==> flow/design.v <==
module EX (
    input clk,
    input rst_n,
    input en,
    input stage_ID_EX__EX_regwrite,
    input stage_ID_EX__EX_memtoreg,
    input stage_ID_EX__EX_memread,
    input stage_ID_EX__EX_memwrite,
    input stage_ID_EX__EX_alusrc,
    input [1:0] stage_ID_EX__EX_aluop,
    input stage_ID_EX__EX_regdst,
    input stage_ID_EX__EX_sys_en,
    input [31:0]stage_ID_EX__EX_rs_data,
    input [31:0]stage_ID_EX__EX_rt_data,
    input [4:0]stage_ID_EX__EX_rs_id,
    input [4:0]stage_ID_EX__EX_rt_id,
    input [4:0]stage_ID_EX__EX_rd_id,
    input [31:0]stage_ID_EX__EX_sign_ext,
    input [2:0]stage_ID_EX__EX_funct3,
    input sys__EX_done,
    output reg stage_EX_MEM__MEM_regwrite,
    output reg stage_EX_MEM__MEM_memtoreg,
    output reg stage_EX_MEM__MEM_memread,
    output reg stage_EX_MEM__MEM_memwrite,
    output reg [31:0] stage_EX_MEM__MEM_alures,
    output reg [31:0] stage_EX_MEM__MEM_store_data,
    output reg [4:0]  stage_EX_MEM__MEM_rd_id,
    output EX__HDUbr_regwrite,
    output EX__HDU_memread,
    output [4:0] EX__HDU_HDUbr_rd_id,
    output reg  EX_stall_for_sys,
    input  FU__EX_rs_wb,
    input  FU__EX_rs_mem,
    input  FU__EX_rt_wb,
    input  FU__EX_rt_mem,
    input [31:0]  WB__EX_for_help,
    input [31:0]  MEM__EX_for_help
);
localparam S0 = 0;  
localparam S1 = 1;  
wire [31:0] FMP1_out_rs;
wire [31:0] FMP1_out_rt;
wire [31:0] FMP2_out_rs;
wire [31:0] FMP2_out_rt;
wire [31:0] alu_in_rs;
wire [31:0] alu_in_rt;
reg  [31:0] alu_res;
assign FMP1_out_rs = (FU__EX_rs_wb)?WB__EX_for_help:stage_ID_EX__EX_rs_data;
assign FMP1_out_rt = (FU__EX_rt_wb)?WB__EX_for_help:stage_ID_EX__EX_rt_data;
assign FMP2_out_rs = (FU__EX_rs_mem)?MEM__EX_for_help:FMP1_out_rs;
assign FMP2_out_rt = (FU__EX_rt_mem)?MEM__EX_for_help:FMP1_out_rt;
assign alu_in_rs = FMP2_out_rs;
assign alu_in_rt = (stage_ID_EX__EX_alusrc)?stage_ID_EX__EX_sign_ext:FMP2_out_rt;
always@* begin
    case ({stage_ID_EX__EX_aluop,stage_ID_EX__EX_funct3})
        5'b00000: alu_res = alu_in_rs+alu_in_rt;
        5'b01000: alu_res = alu_in_rs+alu_in_rt;
        5'b10000: alu_res = alu_in_rs-alu_in_rt;
        5'b01001: alu_res = alu_in_rs<<alu_in_rt[4:0];
        5'b01101: alu_res = alu_in_rs>>alu_in_rt[4:0];
        5'b10101: alu_res = $signed(alu_in_rs)>>>alu_in_rt[4:0];
        5'b01100: alu_res = alu_in_rs^alu_in_rt;
        5'b01110: alu_res = alu_in_rs|alu_in_rt;
        5'b01111: alu_res = alu_in_rs&alu_in_rt;
        default: alu_res = 32'b0;   
    endcase
end
reg curr_state , next_state;
always@(posedge clk) begin
    if (!rst_n) begin
        curr_state <= 0;
    end
    else begin
        curr_state <= next_state;
    end
end
always@* begin
    next_state = curr_state;
    EX_stall_for_sys = 0;
    case(curr_state) 
        S0: begin
                if (stage_ID_EX__EX_sys_en) begin
                    next_state = S1;
                    EX_stall_for_sys = 1;
                end
        end
        S1: begin
                if(!sys__EX_done)
                    EX_stall_for_sys = 1;
                else begin
                    EX_stall_for_sys = 0;
                    next_state = S0;
                end
        end
    endcase
end
always@(posedge clk) begin
    if(!rst_n) begin
        stage_EX_MEM__MEM_regwrite <= 0;
        stage_EX_MEM__MEM_memtoreg <= 0;
        stage_EX_MEM__MEM_memread <= 0;
        stage_EX_MEM__MEM_memwrite <= 0;
        stage_EX_MEM__MEM_alures <= 0;
        stage_EX_MEM__MEM_store_data <= 0;
        stage_EX_MEM__MEM_rd_id <= 0;
    end
    else begin
        if(en) begin
            stage_EX_MEM__MEM_regwrite <= EX_stall_for_sys?0:stage_ID_EX__EX_regwrite;
            stage_EX_MEM__MEM_memtoreg <= EX_stall_for_sys?0:stage_ID_EX__EX_memtoreg;
            stage_EX_MEM__MEM_memread  <= EX_stall_for_sys?0:stage_ID_EX__EX_memread;
            stage_EX_MEM__MEM_memwrite <= EX_stall_for_sys?0:stage_ID_EX__EX_memwrite;
            stage_EX_MEM__MEM_alures   <= alu_res;
            stage_EX_MEM__MEM_store_data <= FMP2_out_rt;
            stage_EX_MEM__MEM_rd_id      <= stage_ID_EX__EX_regdst?stage_ID_EX__EX_rd_id:stage_ID_EX__EX_rt_id; 
        end
    end
end
assign EX__HDU_HDUbr_rd_id = stage_ID_EX__EX_regdst?stage_ID_EX__EX_rd_id:stage_ID_EX__EX_rt_id;
assign EX__HDU_memread = stage_ID_EX__EX_memread;
assign EX__HDUbr_regwrite = stage_ID_EX__EX_regwrite;
endmodule
# [Reports on EX]
# Each step is given for the RTL above and for the edited RTL.
# Lines under "before" count in the file above, lines under "after" in the edited file.
# "change" is "after" less "before", of the values as shown.
# Operators carry their Yosys type and port widths (W data, S select, Z words).
# Cell names lack the library's common part.
# A cell with - has no value.
[design] top="EX" clk_port="clk" lib="sky130hd" pvt_corner="tt_025C_1v80"

# [Edit of the RTL]
# The edit as a unified diff against the file above.
# The edited RTL no longer does the same as the RTL above: the edit was made by script, with no optimisation intended.
# begin of diff
@@ -58,5 +58,5 @@
         5'b10000: alu_res = alu_in_rs-alu_in_rt;
         5'b01001: alu_res = alu_in_rs<<alu_in_rt[4:0];
-        5'b01101: alu_res = alu_in_rs>>alu_in_rt[4:0];
+        5'b01101: alu_res = alu_in_rs<<alu_in_rt[4:0];
         5'b10101: alu_res = $signed(alu_in_rs)>>>alu_in_rt[4:0];
         5'b01100: alu_res = alu_in_rs^alu_in_rt;
# end of diff

# [Word-level counts]
# Counts by Yosys on the flattened word-level netlist (proc, flatten, opt, wreduce; memories kept). Register bits leave out memories and registers merged into their read ports (data or address); mux counts leave out enables and synchronous resets folded into registers. Print and check cells are left out. Cells with the same type and inputs are merged into one.
[classes] item="add_sub_neg" before=2 after=2 change=0
[classes] item="n_eq" before=8 after=8 change=0
[classes] item="shift" before=3 after=2 change=-1
[classes] item="mux" before=14 after=14 change=0
[classes] item="bitwise" before=4 after=4 change=0
[classes] item="reduce_logical" before=2 after=3 change=1
[op_table] cell="$pmux W32 S8" before=1 after=0 change=-1
[op_table] cell="$reduce_or A2 Y1" before=1 after=2 change=1
[op_table] cell="$shr A32 B5 Y32" before=1 after=0 change=-1
[op_table] cell="$pmux W32 S7" before=0 after=1 change=1
# Unchanged operator kinds not shown: 15.
[word_totals] item="regBits" before=74 after=74 change=0
[word_totals] item="inputBits" before=195 after=195 change=0

# [Depth]
# Yosys ltp: most cells in a row. Word level: on the elaborated netlist, between registers, memories and ports. Mapped: between sequential cells and ports; inverters and the memories' decode and read muxes count.
[depth] item="depth_word" before=5 after=5 change=0
[depth] item="abc_area" before="0" after="0"
[depth] item="mapped_depth" before=26 after=24 change=-2
[depth] item="depth_no_buf" before=20 after=19 change=-1

# [After synthesis]
# Source: synth_stat.txt of the flow (Yosys; design flattened, memories mapped). It holds for the ABC_AREA given above (unset counts as 0); a run with the other value may have another netlist.
[synth_totals] item="mapped_cells" before=1813 after=1714 change=-99
[synth_totals] item="mapped_area_um2" before=13215.2 after=12444.4 change=-770.8
[synth_totals] item="ff_cells" before=74 after=74 change=0
[types] cell="o21ai_0" before=136 after=182 change=46
[types] cell="nand2b_1" before=36 after=5 change=-31
[types] cell="nand2_1" before=190 after=161 change=-29
[types] cell="a22oi_1" before=36 after=7 change=-29
[types] cell="o21a_1" before=37 after=10 change=-27
[types] cell="nor2_1" before=142 after=119 change=-23
[types] cell="buf_6" before=19 after=3 change=-16
[types] cell="mux2i_1" before=204 after=219 change=15
[types] cell="nor2b_1" before=57 after=71 change=14
[types] cell="o22ai_1" before=32 after=18 change=-14
[types] cell="clkbuf_1" before=56 after=69 change=13
[types] cell="and2_1" before=13 after=4 change=-9
[types] cell="a221o_1" before=5 after=14 change=9
[types] cell="nor3b_1" before=0 after=9 change=9
[types] cell="nand3_1" before=23 after=31 change=8
[types] cell="nor3_1" before=22 after=30 change=8
[types] cell="a21boi_0" before=14 after=6 change=-8
[types] cell="buf_2" before=34 after=27 change=-7
# Unchanged cell types not shown: 9.
# Not every row of either side is listed.

# [Timing after synthesis]
# Source: OpenSTA report_checks on the synthesized netlist (no wires, ideal clock, input and output delay 20% of the period each), path of least setup slack; recovery checks are left aside. Register names are those of the netlist, which keeps one name where synthesis merged equal registers.
[synth_path] item="path_kind" before="input-to-reg" after="input-to-reg"
[synth_path] item="start" before="in FU__EX_rt_wb" after="in FU__EX_rt_wb"
[synth_path] item="end" before="reg stage_EX_MEM__MEM_alures[29]" after="reg stage_EX_MEM__MEM_alures[29]"
[synth_path] item="period_ns" before=5.2 after=5.2 change=0.0
[synth_path] item="in_delay_ns" before=1.040 after=1.040 change=0.000
[synth_path] item="t_first_pin_ns" before=1.040 after=1.040 change=0.000
[synth_path] item="arrival_ns" before=5.587 after=5.704 change=0.117
[synth_path] item="required_ns" before=5.073 after=5.075 change=0.002
[synth_path] item="path_slack_ns" before=-0.514 after=-0.629 change=-0.115
[synth_path] item="delay_ns" before=4.674 after=4.789 change=0.115
[synth_path] item="driving_pins" before=24 after=22 change=-2
[synth_path] item="path_buffers" before=5 after=5 change=0
[synth_path] item="period_less_setup_slack_ns" before=5.714 after=5.829 change=0.115
# "delay_ns" is the arrival time less input delay plus setup time.
# "driving_pins": output pins that drive a net of the path, with the launching flip-flop's if there is one; two outputs of one cell count as two.
# "period_less_setup_slack_ns" is the clock period less the worst setup slack; recovery checks do not enter. This is arithmetic on one report: input and output delays are still those of the set period (20% each).
# The rows between start and end are the longest chain of elaborated cells between them; the timing report does not say that the signal goes this way. Where chains are equally long, one stands for them.
# Each line given opens the expression or statement behind the cell; cells for indexed reads and writes are added by Yosys, which also makes memories of some case tables.
[synth_via_before] path_cell_list="buf_6 > mux2_2 > o221ai_4 > buf_6 > buf_6 > buf_2 > buf_2 > ha_1 > a41oi_1 > nor3_2 > o311a_1 > o21a_2 > a31oi_1 > xnor2_1 > ha_1 > a21oi_1 > o21ai_0 > a211oi_1 > nand3b_1 > o21ai_0 > o221ai_1 > nor2b_1 > mux2i_1 > or3_1" elab_chain_len=5 cone_cells=12
[synth_lines_before] item="start: declaration" line=34 rtl="input  FU__EX_rt_wb,"
[synth_lines_before] item="$mux W32" line=49 rtl="assign FMP1_out_rt = (FU__EX_rt_wb)?WB__EX_for_help:stage_ID_EX__EX_rt_data;"
[synth_lines_before] item="$mux W32" line=51 rtl="assign FMP2_out_rt = (FU__EX_rt_mem)?MEM__EX_for_help:FMP1_out_rt;"
[synth_lines_before] item="$mux W32" line=53 rtl="assign alu_in_rt = (stage_ID_EX__EX_alusrc)?stage_ID_EX__EX_sign_ext:FMP2_out_rt;"
[synth_lines_before] item="$sub A32 B32 Y32" line=58 rtl="5'b10000: alu_res = alu_in_rs-alu_in_rt;"
[synth_lines_before] item="$pmux W32 S8" line=55 rtl="case ({stage_ID_EX__EX_aluop,stage_ID_EX__EX_funct3})"
[synth_lines_before] item="end: assignment" line=103 rtl="stage_EX_MEM__MEM_alures <= 0;"
[synth_lines_before] item="end: assignment" line=113 rtl="stage_EX_MEM__MEM_alures   <= alu_res;"
[synth_lines_before] item="end: declaration" line=25 rtl="output reg [31:0] stage_EX_MEM__MEM_alures,"
[synth_via_after] path_cell_list="buf_6 > mux2_4 > o221ai_2 > buf_6 > buf_2 > clkbuf_1 > buf_2 > ha_1 > a31oi_1 > nor3_2 > o31a_1 > a31oi_1 > xnor2_1 > ha_1 > and3_1 > o41ai_1 > o21ai_0 > o31ai_1 > o311ai_1 > and4b_1 > o31ai_1 > a31oi_1" elab_chain_len=5 cone_cells=11
[synth_lines_after] item="start: declaration" line=34 rtl="input  FU__EX_rt_wb,"
[synth_lines_after] item="$mux W32" line=49 rtl="assign FMP1_out_rt = (FU__EX_rt_wb)?WB__EX_for_help:stage_ID_EX__EX_rt_data;"
[synth_lines_after] item="$mux W32" line=51 rtl="assign FMP2_out_rt = (FU__EX_rt_mem)?MEM__EX_for_help:FMP1_out_rt;"
[synth_lines_after] item="$mux W32" line=53 rtl="assign alu_in_rt = (stage_ID_EX__EX_alusrc)?stage_ID_EX__EX_sign_ext:FMP2_out_rt;"
[synth_lines_after] item="$sub A32 B32 Y32" line=58 rtl="5'b10000: alu_res = alu_in_rs-alu_in_rt;"
[synth_lines_after] item="$pmux W32 S7" line=55 rtl="case ({stage_ID_EX__EX_aluop,stage_ID_EX__EX_funct3})"
[synth_lines_after] item="end: assignment" line=103 rtl="stage_EX_MEM__MEM_alures <= 0;"
[synth_lines_after] item="end: assignment" line=113 rtl="stage_EX_MEM__MEM_alures   <= alu_res;"
[synth_lines_after] item="end: declaration" line=25 rtl="output reg [31:0] stage_EX_MEM__MEM_alures,"

# [Worst path after layout]
# From the final timing report of the runs of pair 1: the path of least setup slack in the routed layout; clock arrival at registers is part of the times.
[layout_path] item="path_kind" before="input-to-reg" after="input-to-reg"
[layout_path] item="start" before="in stage_ID_EX__EX_funct3[1]" after="in MEM__EX_for_help[1]"
[layout_path] item="end" before="reg stage_EX_MEM__MEM_alures[25]" after="reg stage_EX_MEM__MEM_alures[31]"
[layout_path] item="period_ns" before=5.12 after=5.12 change=0.00
[layout_path] item="in_delay_ns" before=1.02 after=1.02 change=0.00
[layout_path] item="t_first_pin_ns" before=1.02 after=1.02 change=0.00
[layout_path] item="arrival_ns" before=5.24 after=5.26 change=0.02
[layout_path] item="required_ns" before=5.38 after=5.39 change=0.01
[layout_path] item="path_slack_ns" before=0.14 after=0.12 change=-0.02
[layout_path] item="driving_pins" before=24 after=22 change=-2
[layout_path] item="path_buffers" before=7 after=4 change=-3
# The rows between start and end are the longest chain of elaborated cells between them; the timing report does not say that the signal goes this way. Where chains are equally long, one stands for them.
[layout_via_before] path_cell_list="clkdlybuf4s50_1 > or2_2 > buf_4 > nor3_2 > buf_4 > a311oi_2 > nor3_4 > o311a_1 > o21a_4 > nand2_4 > a21oi_2 > xnor2_1 > ha_1 > buf_4 > a21boi_0 > a211oi_2 > nand3b_1 > buf_4 > o211ai_1 > buf_4 > xor2_1 > buf_4 > a32oi_2 > a21oi_1" elab_chain_len=3 cone_cells=11 cone_lines=1
[layout_lines_before] item="start: declaration" line=19 rtl="input [2:0]stage_ID_EX__EX_funct3,"
[layout_lines_before] item="$eq A5 B4 Y1" line=55 rtl="case ({stage_ID_EX__EX_aluop,stage_ID_EX__EX_funct3})"
[layout_lines_before] item="$reduce_or A2 Y1"
[layout_lines_before] item="$pmux W32 S8" line=55
[layout_lines_before] item="end: assignment" line=103 rtl="stage_EX_MEM__MEM_alures <= 0;"
[layout_lines_before] item="end: assignment" line=113 rtl="stage_EX_MEM__MEM_alures   <= alu_res;"
[layout_lines_before] item="end: declaration" line=25 rtl="output reg [31:0] stage_EX_MEM__MEM_alures,"
[layout_via_after] path_cell_list="clkdlybuf4s50_1 > nand2b_1 > o221ai_4 > inv_4 > nor3_4 > o2111ai_2 > or3_4 > nor2_4 > a21oi_2 > xnor2_1 > ha_1 > buf_6 > and3_4 > o41ai_4 > o21ai_2 > buf_4 > buf_4 > nor2_1 > o221ai_1 > o21a_1 > xnor2_2 > o21ai_1"
[layout_lines_after] item="start: declaration" line=37 rtl="input [31:0]  MEM__EX_for_help"
[layout_lines_after] item="end: assignment" line=103 rtl="stage_EX_MEM__MEM_alures <= 0;"
[layout_lines_after] item="end: assignment" line=113 rtl="stage_EX_MEM__MEM_alures   <= alu_res;"
[layout_lines_after] item="end: declaration" line=25 rtl="output reg [31:0] stage_EX_MEM__MEM_alures,"
# after: Chain of elaborated cells between the ends: none given.

# [Measured runs]
# Runs of the flow (Yosys, OpenROAD) on both versions; the two runs of a pair have the same settings. The constraints put input and output delay at 20% of the set period each and load the outputs with 0.01 pF.
[flow_settings_pair_1] period_ns=5.12 CAP_MARGIN=20 CORE_MARGIN=2 CORE_UTILIZATION=40 SLEW_MARGIN=20
[measured_pair_1] item="synth_area_um2" before=13215.2 after=12444.4 change=-770.8
[measured_pair_1] item="design_die_area_um2" before=34508.6 after=32538.7 change=-1969.9
[measured_pair_1] item="final_cell_area_um2" before=18602.8 after=17932.2 change=-670.6
[measured_pair_1] item="util_pct" before=57.2 after=58.6 change=1.4
[measured_pair_1] item="timing.setup.ws_ns" before=0.141 after=0.124 change=-0.017
[measured_pair_1] item="timing.setup.tns_ns" before=0.000 after=0.000 change=0.000
[measured_pair_1] item="holdWs_ns" before=0.451 after=0.478 change=0.027
[measured_pair_1] item="power.total_w" before=0.003737 after=0.003698 change=-0.000039
[measured_pair_1] item="achieved_period_ns" before=4.979 after=4.996 change=0.017
[flow_settings_pair_2] ABC_AREA=0 CELL_PAD_IN_SITES_DETAIL_PLACEMENT=1 CELL_PAD_IN_SITES_GLOBAL_PLACEMENT=1 CORE_UTILIZATION=28 MIN_ROUTING_LAYER="met2" PLACE_DENSITY_LB_ADDON=0.05 SETUP_SLACK_MARGIN=-0.31 period_ns=7.56 CAP_MARGIN=20 CORE_MARGIN=2 SLEW_MARGIN=20
[measured_pair_2] item="synth_area_um2" before=13215.2 after=12444.4 change=-770.8
[measured_pair_2] item="design_die_area_um2" before=48951.6 after=46147.6 change=-2804.0
[measured_pair_2] item="final_cell_area_um2" before=17100.2 after=16392.0 change=-708.2
[measured_pair_2] item="util_pct" before=36.7 after=37.2 change=0.5
[measured_pair_2] item="timing.setup.ws_ns" before=0.288 after=0.715 change=0.427
[measured_pair_2] item="timing.setup.tns_ns" before=0.000 after=0.000 change=0.000
[measured_pair_2] item="holdWs_ns" before=0.486 after=0.478 change=-0.008
[measured_pair_2] item="power.total_w" before=0.002562 after=0.002454 change=-0.000108
[measured_pair_2] item="achieved_period_ns" before=7.272 after=6.845 change=-0.427
# By "achieved_period_ns" is meant the clock period of the run minus its worst setup slack. This is arithmetic on one report: input and output delays are still those of the set period (20% each).
# "power.total_w" is the tool's figure for a default switching activity; nothing was simulated.
